==> flow/design.v <==
module chip_to_symbol 
(
input logic         i_clk,
input logic         i_rst_n,
input logic         i_stream,
input logic         i_stream_valid,
output logic [3:0]  o_symbol,
output logic        o_symbol_valid       
);
logic [4:0] r_bit_counter;
logic [31:0] r_received_chip;
logic [5:0] s_ones_counter[15:0];
logic	[31:0]	chip_values [15:0];  
initial 
begin
	chip_values[0] 		=  32'b11011001110000110101001000101110;
	chip_values[8] 		=  32'b11101101100111000011010100100010;
	chip_values[4] 		=  32'b00101110110110011100001101010010;
	chip_values[12] 	=  32'b00100010111011011001110000110101;
	chip_values[2] 		=  32'b01010010001011101101100111000011;
	chip_values[10] 	=  32'b00110101001000101110110110011100;
	chip_values[6] 		=  32'b11000011010100100010111011011001;
	chip_values[14] 	=  32'b10011100001101010010001011101101;
	chip_values[1] 		=  32'b10001100100101100000011101111011;
	chip_values[9] 		=  32'b10111000110010010110000001110111;
	chip_values[5] 		=  32'b01111011100011001001011000000111;
	chip_values[13] 	=  32'b01110111101110001100100101100000;
	chip_values[3]		=  32'b00000111011110111000110010010110;
	chip_values[11]		=  32'b01100000011101111011100011001001;
	chip_values[7] 		=  32'b10010110000001110111101110001100;
	chip_values[15] 	=  32'b11001001011000000111011110111000;
end
always_ff@(posedge i_clk , negedge i_rst_n)
begin
    if(!i_rst_n)
    begin
        r_bit_counter <= 'd0;
    end
    else if(r_bit_counter=='d31) 
    begin
        r_bit_counter <= 'd0;
    end
    else if(i_stream_valid)
    begin
        r_bit_counter <= r_bit_counter + 'd1;
    end
end
always_ff@(posedge i_clk , negedge i_rst_n)
begin
    if(!i_rst_n)
    begin
        r_received_chip <= 'd0;
		for(int i = 0 ; i<16 ; i++)
        begin
			s_ones_counter[i] <= 'd0;
		end
    end
	else if (r_bit_counter==31)
	begin
		for(int i = 0 ; i<16 ; i++)
        begin
			s_ones_counter[i] <= 'd0;
		end
	end
    else if(i_stream_valid)
    begin
        r_received_chip[r_bit_counter]<= i_stream;
        for(int i = 0 ; i<16 ; i++)
        begin
            s_ones_counter[i] <= s_ones_counter[i] + (i_stream ~^ chip_values[i][r_bit_counter]);
        end
    end    
end
	always@(*)
		begin
			if((s_ones_counter[0]>=s_ones_counter[1]) && (s_ones_counter[0]>=s_ones_counter[2]) && (s_ones_counter[0]>=s_ones_counter[3]) && (s_ones_counter[0]>=s_ones_counter[4]) && (s_ones_counter[0]>=s_ones_counter[5]) && (s_ones_counter[0]>=s_ones_counter[6]) && (s_ones_counter[0]>=s_ones_counter[7]) && (s_ones_counter[0]>=s_ones_counter[8]) && (s_ones_counter[0]>=s_ones_counter[9]) && (s_ones_counter[0]>=s_ones_counter[10]) && (s_ones_counter[0]>=s_ones_counter[11]) && (s_ones_counter[0]>=s_ones_counter[12]) && (s_ones_counter[0]>=s_ones_counter[13]) && (s_ones_counter[0]>=s_ones_counter[14]) && (s_ones_counter[0]>=s_ones_counter[15]) ) 
			begin
				o_symbol = 'd0;
			end
			else if((s_ones_counter[1]>=s_ones_counter[0]) && (s_ones_counter[1]>=s_ones_counter[2]) && (s_ones_counter[1]>=s_ones_counter[3]) && (s_ones_counter[1]>=s_ones_counter[4]) && (s_ones_counter[1]>=s_ones_counter[5]) && (s_ones_counter[1]>=s_ones_counter[6]) && (s_ones_counter[1]>=s_ones_counter[7]) && (s_ones_counter[1]>=s_ones_counter[8]) && (s_ones_counter[1]>=s_ones_counter[9]) && (s_ones_counter[1]>=s_ones_counter[10]) && (s_ones_counter[1]>=s_ones_counter[11]) && (s_ones_counter[1]>=s_ones_counter[12]) && (s_ones_counter[1]>=s_ones_counter[13]) && (s_ones_counter[1]>=s_ones_counter[14]) && (s_ones_counter[1]>=s_ones_counter[15]) ) 
			begin
				o_symbol = 'd1;
			end
			else if((s_ones_counter[2]>=s_ones_counter[0]) && (s_ones_counter[2]>=s_ones_counter[1]) && (s_ones_counter[2]>=s_ones_counter[3]) && (s_ones_counter[2]>=s_ones_counter[4]) && (s_ones_counter[2]>=s_ones_counter[5]) && (s_ones_counter[2]>=s_ones_counter[6]) && (s_ones_counter[2]>=s_ones_counter[7]) && (s_ones_counter[2]>=s_ones_counter[8]) && (s_ones_counter[2]>=s_ones_counter[9]) && (s_ones_counter[2]>=s_ones_counter[10]) && (s_ones_counter[2]>=s_ones_counter[11]) && (s_ones_counter[2]>=s_ones_counter[12]) && (s_ones_counter[2]>=s_ones_counter[13]) && (s_ones_counter[2]>=s_ones_counter[14]) && (s_ones_counter[2]>=s_ones_counter[15]) ) 
			begin
				o_symbol = 'd2;
			end
			else if((s_ones_counter[3]>=s_ones_counter[0]) && (s_ones_counter[3]>=s_ones_counter[1]) && (s_ones_counter[3]>=s_ones_counter[2]) && (s_ones_counter[3]>=s_ones_counter[4]) && (s_ones_counter[3]>=s_ones_counter[5]) && (s_ones_counter[3]>=s_ones_counter[6]) && (s_ones_counter[3]>=s_ones_counter[7]) && (s_ones_counter[3]>=s_ones_counter[8]) && (s_ones_counter[3]>=s_ones_counter[9]) && (s_ones_counter[3]>=s_ones_counter[10]) && (s_ones_counter[3]>=s_ones_counter[11]) && (s_ones_counter[3]>=s_ones_counter[12]) && (s_ones_counter[3]>=s_ones_counter[13]) && (s_ones_counter[3]>=s_ones_counter[14]) && (s_ones_counter[3]>=s_ones_counter[15]) ) 
			begin
				o_symbol = 'd3;
			end
			else if((s_ones_counter[4]>=s_ones_counter[0]) && (s_ones_counter[4]>=s_ones_counter[1]) && (s_ones_counter[4]>=s_ones_counter[2]) && (s_ones_counter[4]>=s_ones_counter[3]) && (s_ones_counter[4]>=s_ones_counter[5]) && (s_ones_counter[4]>=s_ones_counter[6]) && (s_ones_counter[4]>=s_ones_counter[7]) && (s_ones_counter[4]>=s_ones_counter[8]) && (s_ones_counter[4]>=s_ones_counter[9]) && (s_ones_counter[4]>=s_ones_counter[10]) && (s_ones_counter[4]>=s_ones_counter[11]) && (s_ones_counter[4]>=s_ones_counter[12]) && (s_ones_counter[4]>=s_ones_counter[13]) && (s_ones_counter[4]>=s_ones_counter[14]) && (s_ones_counter[4]>=s_ones_counter[15]) ) 
			begin
				o_symbol = 'd4;
			end
			else if((s_ones_counter[5]>=s_ones_counter[0]) && (s_ones_counter[5]>=s_ones_counter[1]) && (s_ones_counter[5]>=s_ones_counter[2]) && (s_ones_counter[5]>=s_ones_counter[3]) && (s_ones_counter[5]>=s_ones_counter[4]) && (s_ones_counter[5]>=s_ones_counter[6]) && (s_ones_counter[5]>=s_ones_counter[7]) && (s_ones_counter[5]>=s_ones_counter[8]) && (s_ones_counter[5]>=s_ones_counter[9]) && (s_ones_counter[5]>=s_ones_counter[10]) && (s_ones_counter[5]>=s_ones_counter[11]) && (s_ones_counter[5]>=s_ones_counter[12]) && (s_ones_counter[5]>=s_ones_counter[13]) && (s_ones_counter[5]>=s_ones_counter[14]) && (s_ones_counter[5]>=s_ones_counter[15]) ) 
			begin
				o_symbol = 'd5;
			end
			else if((s_ones_counter[6]>=s_ones_counter[0]) && (s_ones_counter[6]>=s_ones_counter[1]) && (s_ones_counter[6]>=s_ones_counter[2]) && (s_ones_counter[6]>=s_ones_counter[3]) && (s_ones_counter[6]>=s_ones_counter[4]) && (s_ones_counter[6]>=s_ones_counter[5]) && (s_ones_counter[6]>=s_ones_counter[7]) && (s_ones_counter[6]>=s_ones_counter[8]) && (s_ones_counter[6]>=s_ones_counter[9]) && (s_ones_counter[6]>=s_ones_counter[10]) && (s_ones_counter[6]>=s_ones_counter[11]) && (s_ones_counter[6]>=s_ones_counter[12]) && (s_ones_counter[6]>=s_ones_counter[13]) && (s_ones_counter[6]>=s_ones_counter[14]) && (s_ones_counter[6]>=s_ones_counter[15]) ) 
			begin
				o_symbol = 'd6;
			end
			else if((s_ones_counter[7]>=s_ones_counter[0]) && (s_ones_counter[7]>=s_ones_counter[1]) && (s_ones_counter[7]>=s_ones_counter[2]) && (s_ones_counter[7]>=s_ones_counter[3]) && (s_ones_counter[7]>=s_ones_counter[4]) && (s_ones_counter[7]>=s_ones_counter[5]) && (s_ones_counter[7]>=s_ones_counter[6]) && (s_ones_counter[7]>=s_ones_counter[8]) && (s_ones_counter[7]>=s_ones_counter[9]) && (s_ones_counter[7]>=s_ones_counter[10]) && (s_ones_counter[7]>=s_ones_counter[11]) && (s_ones_counter[7]>=s_ones_counter[12]) && (s_ones_counter[7]>=s_ones_counter[13]) && (s_ones_counter[7]>=s_ones_counter[14]) && (s_ones_counter[7]>=s_ones_counter[15]) ) 
			begin
				o_symbol = 'd7;
			end
			else if((s_ones_counter[8]>=s_ones_counter[0]) && (s_ones_counter[8]>=s_ones_counter[1]) && (s_ones_counter[8]>=s_ones_counter[2]) && (s_ones_counter[8]>=s_ones_counter[3]) && (s_ones_counter[8]>=s_ones_counter[4]) && (s_ones_counter[8]>=s_ones_counter[5]) && (s_ones_counter[8]>=s_ones_counter[6]) && (s_ones_counter[8]>=s_ones_counter[7]) && (s_ones_counter[8]>=s_ones_counter[9]) && (s_ones_counter[8]>=s_ones_counter[10]) && (s_ones_counter[8]>=s_ones_counter[11]) && (s_ones_counter[8]>=s_ones_counter[12]) && (s_ones_counter[8]>=s_ones_counter[13]) && (s_ones_counter[8]>=s_ones_counter[14]) && (s_ones_counter[8]>=s_ones_counter[15]) ) 
			begin
				o_symbol = 'd8;
			end
			else if((s_ones_counter[9]>=s_ones_counter[0]) && (s_ones_counter[9]>=s_ones_counter[1]) && (s_ones_counter[9]>=s_ones_counter[2]) && (s_ones_counter[9]>=s_ones_counter[3]) && (s_ones_counter[9]>=s_ones_counter[4]) && (s_ones_counter[9]>=s_ones_counter[5]) && (s_ones_counter[9]>=s_ones_counter[6]) && (s_ones_counter[9]>=s_ones_counter[7]) && (s_ones_counter[9]>=s_ones_counter[8]) && (s_ones_counter[9]>=s_ones_counter[10]) && (s_ones_counter[9]>=s_ones_counter[11]) && (s_ones_counter[9]>=s_ones_counter[12]) && (s_ones_counter[9]>=s_ones_counter[13]) && (s_ones_counter[9]>=s_ones_counter[14]) && (s_ones_counter[9]>=s_ones_counter[15]) ) 
			begin
				o_symbol = 'd9;
			end
			else if((s_ones_counter[10]>=s_ones_counter[0]) && (s_ones_counter[10]>=s_ones_counter[1]) && (s_ones_counter[10]>=s_ones_counter[2]) && (s_ones_counter[10]>=s_ones_counter[3]) && (s_ones_counter[10]>=s_ones_counter[4]) && (s_ones_counter[10]>=s_ones_counter[5]) && (s_ones_counter[10]>=s_ones_counter[6]) && (s_ones_counter[10]>=s_ones_counter[7]) && (s_ones_counter[10]>=s_ones_counter[8]) && (s_ones_counter[10]>=s_ones_counter[9]) && (s_ones_counter[10]>=s_ones_counter[11]) && (s_ones_counter[10]>=s_ones_counter[12]) && (s_ones_counter[10]>=s_ones_counter[13]) && (s_ones_counter[10]>=s_ones_counter[14]) && (s_ones_counter[10]>=s_ones_counter[15]) ) 
			begin
				o_symbol = 'd10;
			end
			else if((s_ones_counter[11]>=s_ones_counter[0]) && (s_ones_counter[11]>=s_ones_counter[1]) && (s_ones_counter[11]>=s_ones_counter[2]) && (s_ones_counter[11]>=s_ones_counter[3]) && (s_ones_counter[11]>=s_ones_counter[4]) && (s_ones_counter[11]>=s_ones_counter[5]) && (s_ones_counter[11]>=s_ones_counter[6]) && (s_ones_counter[11]>=s_ones_counter[7]) && (s_ones_counter[11]>=s_ones_counter[8]) && (s_ones_counter[11]>=s_ones_counter[9]) && (s_ones_counter[11]>=s_ones_counter[10]) && (s_ones_counter[11]>=s_ones_counter[12]) && (s_ones_counter[11]>=s_ones_counter[13]) && (s_ones_counter[11]>=s_ones_counter[14]) && (s_ones_counter[11]>=s_ones_counter[15]) ) 
			begin
				o_symbol = 'd11;
			end
			else if((s_ones_counter[12]>=s_ones_counter[0]) && (s_ones_counter[12]>=s_ones_counter[1]) && (s_ones_counter[12]>=s_ones_counter[2]) && (s_ones_counter[12]>=s_ones_counter[3]) && (s_ones_counter[12]>=s_ones_counter[4]) && (s_ones_counter[12]>=s_ones_counter[5]) && (s_ones_counter[12]>=s_ones_counter[6]) && (s_ones_counter[12]>=s_ones_counter[7]) && (s_ones_counter[12]>=s_ones_counter[8]) && (s_ones_counter[12]>=s_ones_counter[9]) && (s_ones_counter[12]>=s_ones_counter[10]) && (s_ones_counter[12]>=s_ones_counter[11]) && (s_ones_counter[12]>=s_ones_counter[13]) && (s_ones_counter[12]>=s_ones_counter[14]) && (s_ones_counter[12]>=s_ones_counter[15]) ) 
			begin
				o_symbol = 'd12;
			end
			else if((s_ones_counter[13]>=s_ones_counter[0]) && (s_ones_counter[13]>=s_ones_counter[1]) && (s_ones_counter[13]>=s_ones_counter[2]) && (s_ones_counter[13]>=s_ones_counter[3]) && (s_ones_counter[13]>=s_ones_counter[4]) && (s_ones_counter[13]>=s_ones_counter[5]) && (s_ones_counter[13]>=s_ones_counter[6]) && (s_ones_counter[13]>=s_ones_counter[7]) && (s_ones_counter[13]>=s_ones_counter[8]) && (s_ones_counter[13]>=s_ones_counter[9]) && (s_ones_counter[13]>=s_ones_counter[10]) && (s_ones_counter[13]>=s_ones_counter[11]) && (s_ones_counter[13]>=s_ones_counter[12]) && (s_ones_counter[13]>=s_ones_counter[15]) && (s_ones_counter[13]>=s_ones_counter[14]) ) 
			begin
				o_symbol = 'd13;
			end
			else if((s_ones_counter[14]>=s_ones_counter[0]) && (s_ones_counter[14]>=s_ones_counter[1]) && (s_ones_counter[14]>=s_ones_counter[2]) && (s_ones_counter[14]>=s_ones_counter[3]) && (s_ones_counter[14]>=s_ones_counter[4]) && (s_ones_counter[14]>=s_ones_counter[5]) && (s_ones_counter[14]>=s_ones_counter[6]) && (s_ones_counter[14]>=s_ones_counter[7]) && (s_ones_counter[14]>=s_ones_counter[8]) && (s_ones_counter[14]>=s_ones_counter[9]) && (s_ones_counter[14]>=s_ones_counter[10]) && (s_ones_counter[14]>=s_ones_counter[11]) && (s_ones_counter[14]>=s_ones_counter[12]) && (s_ones_counter[14]>=s_ones_counter[13]) && (s_ones_counter[14]>=s_ones_counter[15]) ) 
			begin
				o_symbol = 'd14;
			end
			else
				begin
				o_symbol = 'd15;
				end
			end
assign o_symbol_valid = (r_bit_counter==31);  
endmodule
* From RTL to reports: chip_to_symbol
Module chip_to_symbol before and after one edit of its RTL, step after step.
"unedited" refers to lines of the RTL above, "edited" to lines of the edited file.
"change" is "edited" less "unedited", of the values as shown; "relative change" is that difference over "unedited", in percent.
Operators carry their Yosys type and port widths (W data, S select, Z words).
A cell with - has no value.
- Top :: chip_to_symbol
- Clock :: i_clk
- Library :: sky130hd
- Corner :: tt_025C_1v80

* Diff
The edit as a unified diff against the file above.
This change comes from a script, not from a designer. The edited design behaves differently; no optimisation was intended.
#+begin_src diff
@@ -130,5 +130,5 @@
 				o_symbol = 'd13;
 			end
-			else if((s_ones_counter[14]>=s_ones_counter[0]) && (s_ones_counter[14]>=s_ones_counter[1]) && (s_ones_counter[14]>=s_ones_counter[2]) && (s_ones_counter[14]>=s_ones_counter[3]) && (s_ones_counter[14]>=s_ones_counter[4]) && (s_ones_counter[14]>=s_ones_counter[5]) && (s_ones_counter[14]>=s_ones_counter[6]) && (s_ones_counter[14]>=s_ones_counter[7]) && (s_ones_counter[14]>=s_ones_counter[8]) && (s_ones_counter[14]>=s_ones_counter[9]) && (s_ones_counter[14]>=s_ones_counter[10]) && (s_ones_counter[14]>=s_ones_counter[11]) && (s_ones_counter[14]>=s_ones_counter[12]) && (s_ones_counter[14]>=s_ones_counter[13]) && (s_ones_counter[14]>=s_ones_counter[15]) ) 
+			else if((s_ones_counter[14]>=s_ones_counter[0]) && (s_ones_counter[14]>=s_ones_counter[1]) && (s_ones_counter[14]>=s_ones_counter[2]) && (s_ones_counter[14]>=s_ones_counter[3]) && (s_ones_counter[14]>=s_ones_counter[4]) && (s_ones_counter[14]>=s_ones_counter[5]) && (s_ones_counter[14]>=s_ones_counter[6]) && (s_ones_counter[14]>=s_ones_counter[7]) && (s_ones_counter[14]>=s_ones_counter[8]) && (s_ones_counter[14]>=s_ones_counter[9]) && (s_ones_counter[14]>=s_ones_counter[10]) && (s_ones_counter[14]>=s_ones_counter[11]) && (s_ones_counter[14]<s_ones_counter[12]) && (s_ones_counter[14]>=s_ones_counter[13]) && (s_ones_counter[14]>=s_ones_counter[15]) ) 
 			begin
 				o_symbol = 'd14;
#+end_src

* Elaborated design
Source: Yosys, flattened and elaborated. Widths are those after wreduce. Registers that Yosys merges into a memory's read port (data or address) are not register bits. Print and check cells do not count. Equal cells are merged and count once.
Memory sizes are those after Yosys's memory passes, which may raise the word count (mostly to a power of two), join words into wider ones and drop unused or constant bits.
** Storage and ports
- register bits after elaboration :: unedited 101, edited 101, change 0, relative change 0.00%
- memories kept :: unedited 1, edited 1, change 0, relative change 0.00%
- memory bits (read-only) :: unedited 512, edited 512, change 0, relative change 0.00%
- output and inout port bits :: unedited 5, edited 5, change 0, relative change 0.00%
** Cells by class
- reduce/logical cells :: unedited 211, edited 211, change 0, relative change 0.00%
- bitwise operators :: unedited 16, edited 16, change 0, relative change 0.00%
- add/subtract/negate cells :: unedited 17, edited 17, change 0, relative change 0.00%
- shift operators :: unedited 16, edited 16, change 0, relative change 0.00%
- equal/unequal tests :: unedited 1, edited 1, change 0, relative change 0.00%
- magnitude comparators :: unedited 225, edited 225, change 0, relative change 0.00%
- muxes and demuxes :: unedited 49, edited 49, change 0, relative change 0.00%
** Operator list
- $ge A6 B6 Y1 :: unedited 225, edited 224, change -1, relative change -0.44%
- $lt A6 B6 Y1 :: unedited 0, edited 1, change +1
Unchanged operator kinds not shown: 13.

* Logic depth
Depth = most cells in a row (Yosys ltp): at word level without a register or memory, in the mapped netlist without a sequential cell, where the memories' decode and read muxes count.
** Depth
- word-level depth :: unedited 30, edited 30, change 0, relative change 0.00%
- ABC_AREA :: unedited 0, edited 0
- mapped depth :: unedited 16, edited 16, change 0, relative change 0.00%
- mapped depth without buffers :: unedited 15, edited 15, change 0, relative change 0.00%

* Netlist
Yosys stat after the flow's synthesis: flattened, memories mapped to cells. It holds for the ABC_AREA given above (unset counts as 0); a run with the other value may have another netlist.
** Cells by type
- sky130_fd_sc_hd__nand2_1 :: unedited 172, edited 198, change +26, relative change +15.12%
- sky130_fd_sc_hd__nor2b_1 :: unedited 93, edited 67, change -26, relative change -27.96%
- sky130_fd_sc_hd__nand3_1 :: unedited 33, edited 52, change +19, relative change +57.58%
- sky130_fd_sc_hd__a21oi_1 :: unedited 285, edited 302, change +17, relative change +5.96%
- sky130_fd_sc_hd__a21boi_0 :: unedited 28, edited 14, change -14, relative change -50.00%
- sky130_fd_sc_hd__a21o_1 :: unedited 59, edited 46, change -13, relative change -22.03%
- sky130_fd_sc_hd__a32oi_1 :: unedited 50, edited 38, change -12, relative change -24.00%
- sky130_fd_sc_hd__nor2_1 :: unedited 189, edited 200, change +11, relative change +5.82%
- sky130_fd_sc_hd__o21a_1 :: unedited 70, edited 59, change -11, relative change -15.71%
- sky130_fd_sc_hd__nor4_1 :: unedited 18, edited 29, change +11, relative change +61.11%
- sky130_fd_sc_hd__nand3b_1 :: unedited 0, edited 9, change +9
- sky130_fd_sc_hd__and4_1 :: unedited 59, edited 51, change -8, relative change -13.56%
- sky130_fd_sc_hd__nand2b_1 :: unedited 86, edited 93, change +7, relative change +8.14%
- sky130_fd_sc_hd__o31ai_1 :: unedited 16, edited 22, change +6, relative change +37.50%
- sky130_fd_sc_hd__o2111ai_1 :: unedited 14, edited 8, change -6, relative change -42.86%
- sky130_fd_sc_hd__nor4b_1 :: unedited 13, edited 8, change -5, relative change -38.46%
- sky130_fd_sc_hd__a221o_1 :: unedited 9, edited 4, change -5, relative change -55.56%
- sky130_fd_sc_hd__o22a_1 :: unedited 8, edited 13, change +5, relative change +62.50%
Unchanged cell types not shown: 7.
The list need not be complete.
** Mapped netlist
- chip area (Yosys) (mm^2) :: unedited 0.0238329, edited 0.0237766, change -0.0000563, relative change -0.24%
- cell count :: unedited 2887, edited 2906, change +19, relative change +0.66%
- area of sequential cells (mm^2) :: unedited 0.0025274, edited 0.0025274, change 0.0000000, relative change 0.00%
- buffer cells :: unedited 33, edited 32, change -1, relative change -3.03%
- mapped flip-flops :: unedited 101, edited 101, change 0, relative change 0.00%

* Path before layout
OpenSTA on the mapped netlist: ideal clock, no wires. The path of least setup slack (recovery checks aside). Input and output delay are each 20% of the period. Register names are those of the netlist, which keeps one name where synthesis merged equal registers.
** Timing path after synthesis
- path type :: unedited register -> output, edited register -> output
- from :: unedited register s_ones_counter[9][3], edited register s_ones_counter[8][3]
- to :: unedited output o_symbol[1], edited output o_symbol[1]
- clock period (ns) :: unedited 10.0, edited 10.0, change 0.0, relative change 0.00%
- arrival time (ns) :: unedited 2.799, edited 2.987, change +0.188, relative change +6.72%
- buffers on the path :: unedited 0, edited 0, change 0
- external output delay (ns) :: unedited 2.000, edited 2.000, change 0.000, relative change 0.00%
- required time (ns) :: unedited 8.000, edited 8.000, change 0.000, relative change 0.00%
- path delay (ns) :: unedited 2.799, edited 2.987, change +0.188, relative change +6.72%
- stages on the path :: unedited 12, edited 11, change -1, relative change -8.33%
- path slack (ns) :: unedited 5.201, edited 5.013, change -0.188
- synthesis period reached (ns) :: unedited 4.799, edited 4.987, change +0.188, relative change +3.92%
"path delay" = arrival - input delay + setup time.
A path that ends at an output port has no setup time.
"stages on the path" counts driving pins, that of a launching flip-flop among them; a cell with two outputs on the path counts twice.
"synthesis period reached" = period - worst setup slack (recovery checks aside). The figure is calculated, with input and output delays left at 20% of the set period.
Between the ends stands the longest chain of elaborated cells between them, by number of cells; it is not shown to be the way that was timed. Of several equally long chains one is given.
A line is the first line of the expression or statement that the cell stems from. Yosys adds cells for indexed reads and writes and turns some case tables into memories.
A register here has more assigning lines than the two given.
Between the ends, after synthesis, unedited:
- Cell sequence :: sky130_fd_sc_hd__dfrtp_1 -> sky130_fd_sc_hd__inv_1 -> sky130_fd_sc_hd__ha_1 -> sky130_fd_sc_hd__a21oi_1 -> sky130_fd_sc_hd__o21ai_1 -> sky130_fd_sc_hd__o21bai_2 -> sky130_fd_sc_hd__nand4_1 -> sky130_fd_sc_hd__or4b_1 -> sky130_fd_sc_hd__or4b_4 -> sky130_fd_sc_hd__o211ai_2 -> sky130_fd_sc_hd__a31oi_1 -> sky130_fd_sc_hd__nor2_1
- Cells in the longest elaborated chain :: 25
- Elaborated cells between the ends (all ways) :: 143
- RTL lines with such cells :: 14
** RTL lines, path after synthesis, unedited
- start: declaration :: RTL line 12 : logic [5:0] s_ones_counter[15:0];
- start: assignment :: RTL line 55 : s_ones_counter[i] <= 'd0;
- start: assignment :: RTL line 70 : s_ones_counter[i] <= s_ones_counter[i] + (i_stream ~^ chip_values[i][r_bit_counter]);
- $ge A6 B6 Y1 :: RTL line 112 : else if((s_ones_counter[9]>=s_ones_counter[0]) && (s_ones_counter[9]>=s_ones_counter[1]) && (s_ones_counter[9] ...
- $logic_and A1 B1 Y1 (14 in a row) :: RTL line 112
- $mux W3 :: RTL line 112
- $mux W3 :: RTL line 108 : else if((s_ones_counter[8]>=s_ones_counter[0]) && (s_ones_counter[8]>=s_ones_counter[1]) && (s_ones_counter[8] ...
- $mux W4 :: RTL line 104 : else if((s_ones_counter[7]>=s_ones_counter[0]) && (s_ones_counter[7]>=s_ones_counter[1]) && (s_ones_counter[7] ...
- $mux W4 :: RTL line 100 : else if((s_ones_counter[6]>=s_ones_counter[0]) && (s_ones_counter[6]>=s_ones_counter[1]) && (s_ones_counter[6] ...
- $mux W4 :: RTL line 96 : else if((s_ones_counter[5]>=s_ones_counter[0]) && (s_ones_counter[5]>=s_ones_counter[1]) && (s_ones_counter[5] ...
- $mux W4 :: RTL line 92 : else if((s_ones_counter[4]>=s_ones_counter[0]) && (s_ones_counter[4]>=s_ones_counter[1]) && (s_ones_counter[4] ...
- $mux W4 :: RTL line 88 : else if((s_ones_counter[3]>=s_ones_counter[0]) && (s_ones_counter[3]>=s_ones_counter[1]) && (s_ones_counter[3] ...
- $mux W4 :: RTL line 84 : else if((s_ones_counter[2]>=s_ones_counter[0]) && (s_ones_counter[2]>=s_ones_counter[1]) && (s_ones_counter[2] ...
- $mux W4 :: RTL line 80 : else if((s_ones_counter[1]>=s_ones_counter[0]) && (s_ones_counter[1]>=s_ones_counter[2]) && (s_ones_counter[1] ...
- $mux W4 :: RTL line 76 : if((s_ones_counter[0]>=s_ones_counter[1]) && (s_ones_counter[0]>=s_ones_counter[2]) && (s_ones_counter[0]>=s_o ...
- end: declaration :: RTL line 7 : output logic [3:0]  o_symbol,
Between the ends, after synthesis, edited:
- Cell sequence :: sky130_fd_sc_hd__dfrtp_1 -> sky130_fd_sc_hd__inv_1 -> sky130_fd_sc_hd__ha_1 -> sky130_fd_sc_hd__a2111oi_4 -> sky130_fd_sc_hd__a21oi_2 -> sky130_fd_sc_hd__a2111oi_2 -> sky130_fd_sc_hd__nand4_1 -> sky130_fd_sc_hd__or4_1 -> sky130_fd_sc_hd__o311ai_1 -> sky130_fd_sc_hd__a21oi_1 -> sky130_fd_sc_hd__o31a_1
- Cells in the longest elaborated chain :: 24
- Elaborated cells between the ends (all ways) :: 155
- RTL lines with such cells :: 14
** RTL lines, path after synthesis, edited
- start: declaration :: RTL line 12 : logic [5:0] s_ones_counter[15:0];
- start: assignment :: RTL line 55 : s_ones_counter[i] <= 'd0;
- start: assignment :: RTL line 70 : s_ones_counter[i] <= s_ones_counter[i] + (i_stream ~^ chip_values[i][r_bit_counter]);
- $ge A6 B6 Y1 :: RTL line 108 : else if((s_ones_counter[8]>=s_ones_counter[0]) && (s_ones_counter[8]>=s_ones_counter[1]) && (s_ones_counter[8] ...
- $logic_and A1 B1 Y1 (14 in a row) :: RTL line 108
- $mux W3 :: RTL line 108
- $mux W4 :: RTL line 104 : else if((s_ones_counter[7]>=s_ones_counter[0]) && (s_ones_counter[7]>=s_ones_counter[1]) && (s_ones_counter[7] ...
- $mux W4 :: RTL line 100 : else if((s_ones_counter[6]>=s_ones_counter[0]) && (s_ones_counter[6]>=s_ones_counter[1]) && (s_ones_counter[6] ...
- $mux W4 :: RTL line 96 : else if((s_ones_counter[5]>=s_ones_counter[0]) && (s_ones_counter[5]>=s_ones_counter[1]) && (s_ones_counter[5] ...
- $mux W4 :: RTL line 92 : else if((s_ones_counter[4]>=s_ones_counter[0]) && (s_ones_counter[4]>=s_ones_counter[1]) && (s_ones_counter[4] ...
- $mux W4 :: RTL line 88 : else if((s_ones_counter[3]>=s_ones_counter[0]) && (s_ones_counter[3]>=s_ones_counter[1]) && (s_ones_counter[3] ...
- $mux W4 :: RTL line 84 : else if((s_ones_counter[2]>=s_ones_counter[0]) && (s_ones_counter[2]>=s_ones_counter[1]) && (s_ones_counter[2] ...
- $mux W4 :: RTL line 80 : else if((s_ones_counter[1]>=s_ones_counter[0]) && (s_ones_counter[1]>=s_ones_counter[2]) && (s_ones_counter[1] ...
- $mux W4 :: RTL line 76 : if((s_ones_counter[0]>=s_ones_counter[1]) && (s_ones_counter[0]>=s_ones_counter[2]) && (s_ones_counter[0]>=s_o ...
- end: declaration :: RTL line 7 : output logic [3:0]  o_symbol,

* Worst path after layout
Path of least setup slack in the final report of the runs of pair A (OpenROAD, finished layout, wires in). Where an end is a register, its clock arrival counts in the times.
** Timing path post-layout
- path type :: unedited register -> output, edited register -> output
- from :: unedited register s_ones_counter[1][5], edited register s_ones_counter[10][3]
- to :: unedited output o_symbol[0], edited output o_symbol[1]
- path slack (ns) :: unedited 2.84, edited 2.57, change -0.27
- stages on the path :: unedited 13, edited 13, change 0, relative change 0.00%
- clock period (ns) :: unedited 10.0, edited 10.0, change 0.0, relative change 0.00%
- buffers on the path :: unedited 1, edited 1, change 0, relative change 0.00%
- arrival time (ns) :: unedited 5.16, edited 5.43, change +0.27, relative change +5.23%
- external output delay (ns) :: unedited 2.00, edited 2.00, change 0.00, relative change 0.00%
- required time (ns) :: unedited 8.00, edited 8.00, change 0.00, relative change 0.00%
Between the ends stands the longest chain of elaborated cells between them, by number of cells; it is not shown to be the way that was timed. Of several equally long chains one is given.
A register here has more assigning lines than the two given.
Between the ends, post-layout, unedited:
- Cell sequence :: sky130_fd_sc_hd__dfrtp_1 -> sky130_fd_sc_hd__inv_1 -> sky130_fd_sc_hd__ha_1 -> sky130_fd_sc_hd__and3_1 -> sky130_fd_sc_hd__nand3_1 -> sky130_fd_sc_hd__o21ai_0 -> sky130_fd_sc_hd__and4_1 -> sky130_fd_sc_hd__o2111ai_1 -> sky130_fd_sc_hd__nor4b_1 -> sky130_fd_sc_hd__nand2b_1 -> sky130_fd_sc_hd__a31o_2 -> sky130_fd_sc_hd__nand2_1 -> sky130_fd_sc_hd__clkdlybuf4s50_1
- Cells in the longest elaborated chain :: 30
- Elaborated cells between the ends (all ways) :: 254
- RTL lines with such cells :: 15
** RTL lines, path post-layout, unedited
- start: declaration :: RTL line 12 : logic [5:0] s_ones_counter[15:0];
- start: assignment :: RTL line 55 : s_ones_counter[i] <= 'd0;
- start: assignment :: RTL line 70 : s_ones_counter[i] <= s_ones_counter[i] + (i_stream ~^ chip_values[i][r_bit_counter]);
- $ge A6 B6 Y1 :: RTL line 132 : else if((s_ones_counter[14]>=s_ones_counter[0]) && (s_ones_counter[14]>=s_ones_counter[1]) && (s_ones_counter[ ...
- $logic_and A1 B1 Y1 (14 in a row) :: RTL line 132
- $mux W1 :: RTL line 132
- $mux W2 :: RTL line 128 : else if((s_ones_counter[13]>=s_ones_counter[0]) && (s_ones_counter[13]>=s_ones_counter[1]) && (s_ones_counter[ ...
- $mux W2 :: RTL line 124 : else if((s_ones_counter[12]>=s_ones_counter[0]) && (s_ones_counter[12]>=s_ones_counter[1]) && (s_ones_counter[ ...
- $mux W3 :: RTL line 120 : else if((s_ones_counter[11]>=s_ones_counter[0]) && (s_ones_counter[11]>=s_ones_counter[1]) && (s_ones_counter[ ...
- $mux W3 :: RTL line 116 : else if((s_ones_counter[10]>=s_ones_counter[0]) && (s_ones_counter[10]>=s_ones_counter[1]) && (s_ones_counter[ ...
- (+3 left out)
- $mux W4 :: RTL line 100 : else if((s_ones_counter[6]>=s_ones_counter[0]) && (s_ones_counter[6]>=s_ones_counter[1]) && (s_ones_counter[6] ...
- $mux W4 :: RTL line 96 : else if((s_ones_counter[5]>=s_ones_counter[0]) && (s_ones_counter[5]>=s_ones_counter[1]) && (s_ones_counter[5] ...
- $mux W4 :: RTL line 92 : else if((s_ones_counter[4]>=s_ones_counter[0]) && (s_ones_counter[4]>=s_ones_counter[1]) && (s_ones_counter[4] ...
- $mux W4 :: RTL line 88 : else if((s_ones_counter[3]>=s_ones_counter[0]) && (s_ones_counter[3]>=s_ones_counter[1]) && (s_ones_counter[3] ...
- $mux W4 :: RTL line 84 : else if((s_ones_counter[2]>=s_ones_counter[0]) && (s_ones_counter[2]>=s_ones_counter[1]) && (s_ones_counter[2] ...
- $mux W4 :: RTL line 80 : else if((s_ones_counter[1]>=s_ones_counter[0]) && (s_ones_counter[1]>=s_ones_counter[2]) && (s_ones_counter[1] ...
- $mux W4 :: RTL line 76 : if((s_ones_counter[0]>=s_ones_counter[1]) && (s_ones_counter[0]>=s_ones_counter[2]) && (s_ones_counter[0]>=s_o ...
- end: declaration :: RTL line 7 : output logic [3:0]  o_symbol,
Between the ends, post-layout, edited:
- Cell sequence :: sky130_fd_sc_hd__dfrtp_1 -> sky130_fd_sc_hd__inv_1 -> sky130_fd_sc_hd__ha_1 -> sky130_fd_sc_hd__a21oi_1 -> sky130_fd_sc_hd__o21ai_0 -> sky130_fd_sc_hd__o21ba_2 -> sky130_fd_sc_hd__a2111o_1 -> sky130_fd_sc_hd__nor4_1 -> sky130_fd_sc_hd__a32oi_1 -> sky130_fd_sc_hd__o311ai_1 -> sky130_fd_sc_hd__a21oi_1 -> sky130_fd_sc_hd__o31a_1 -> sky130_fd_sc_hd__clkdlybuf4s50_1
- Cells in the longest elaborated chain :: 26
- Elaborated cells between the ends (all ways) :: 131
- RTL lines with such cells :: 14
** RTL lines, path post-layout, edited
- start: declaration :: RTL line 12 : logic [5:0] s_ones_counter[15:0];
- start: assignment :: RTL line 55 : s_ones_counter[i] <= 'd0;
- start: assignment :: RTL line 70 : s_ones_counter[i] <= s_ones_counter[i] + (i_stream ~^ chip_values[i][r_bit_counter]);
- $ge A6 B6 Y1 :: RTL line 116 : else if((s_ones_counter[10]>=s_ones_counter[0]) && (s_ones_counter[10]>=s_ones_counter[1]) && (s_ones_counter[ ...
- $logic_and A1 B1 Y1 (14 in a row) :: RTL line 116
- $mux W3 :: RTL line 116
- $mux W3 :: RTL line 112 : else if((s_ones_counter[9]>=s_ones_counter[0]) && (s_ones_counter[9]>=s_ones_counter[1]) && (s_ones_counter[9] ...
- $mux W3 :: RTL line 108 : else if((s_ones_counter[8]>=s_ones_counter[0]) && (s_ones_counter[8]>=s_ones_counter[1]) && (s_ones_counter[8] ...
- $mux W4 :: RTL line 104 : else if((s_ones_counter[7]>=s_ones_counter[0]) && (s_ones_counter[7]>=s_ones_counter[1]) && (s_ones_counter[7] ...
- $mux W4 :: RTL line 100 : else if((s_ones_counter[6]>=s_ones_counter[0]) && (s_ones_counter[6]>=s_ones_counter[1]) && (s_ones_counter[6] ...
- $mux W4 :: RTL line 96 : else if((s_ones_counter[5]>=s_ones_counter[0]) && (s_ones_counter[5]>=s_ones_counter[1]) && (s_ones_counter[5] ...
- $mux W4 :: RTL line 92 : else if((s_ones_counter[4]>=s_ones_counter[0]) && (s_ones_counter[4]>=s_ones_counter[1]) && (s_ones_counter[4] ...
- $mux W4 :: RTL line 88 : else if((s_ones_counter[3]>=s_ones_counter[0]) && (s_ones_counter[3]>=s_ones_counter[1]) && (s_ones_counter[3] ...
- $mux W4 :: RTL line 84 : else if((s_ones_counter[2]>=s_ones_counter[0]) && (s_ones_counter[2]>=s_ones_counter[1]) && (s_ones_counter[2] ...
- $mux W4 :: RTL line 80 : else if((s_ones_counter[1]>=s_ones_counter[0]) && (s_ones_counter[1]>=s_ones_counter[2]) && (s_ones_counter[1] ...
- $mux W4 :: RTL line 76 : if((s_ones_counter[0]>=s_ones_counter[1]) && (s_ones_counter[0]>=s_ones_counter[2]) && (s_ones_counter[0]>=s_o ...
- end: declaration :: RTL line 7 : output logic [3:0]  o_symbol,

* Layout results
Runs of the flow (Yosys, OpenROAD) on both versions; the two runs of a pair have the same settings. The constraints put input and output delay at 20% of the set period each and load the outputs with 0.01 pF.
Flow settings, pair A:
- period_ns :: 10.0
- CAP_MARGIN :: 20
- CORE_MARGIN :: 2
- CORE_UTILIZATION :: 40
- SLEW_MARGIN :: 20
** Results, pair A
- chip area after synthesis (Yosys) (mm^2) :: unedited 0.0238329, edited 0.0237766, change -0.0000563, relative change -0.24%
- final design utilization (%) :: unedited 43.2, edited 43.0, change -0.2
- lowest setup slack (ns) :: unedited 2.838, edited 2.569, change -0.269
- total negative slack on setup checks (ns) :: unedited 0.000, edited 0.000, change 0.000
- overall die area (mm^2) :: unedited 0.0615511, edited 0.0614073, change -0.0001438, relative change -0.23%
Flow settings, pair B:
- ABC_AREA :: 0
- CELL_PAD_IN_SITES_DETAIL_PLACEMENT :: 0
- CELL_PAD_IN_SITES_GLOBAL_PLACEMENT :: 0
- CORE_UTILIZATION :: 32
- GPL_TIMING_DRIVEN :: 0
- PLACE_DENSITY :: 0.5
- SLEW_MARGIN :: 35
- period_ns :: 4.49
- CAP_MARGIN :: 20
- CORE_MARGIN :: 2
** Results, pair B
- chip area after synthesis (Yosys) (mm^2) :: unedited 0.0238329, edited 0.0237766, change -0.0000563, relative change -0.24%
- final design utilization (%) :: unedited 40.4, edited 40.3, change -0.1
- lowest setup slack (ns) :: unedited -0.130, edited -0.277, change -0.147
- total negative slack on setup checks (ns) :: unedited -0.347, edited -0.599, change -0.252
- overall die area (mm^2) :: unedited 0.0766764, edited 0.0764993, change -0.0001771, relative change -0.23%
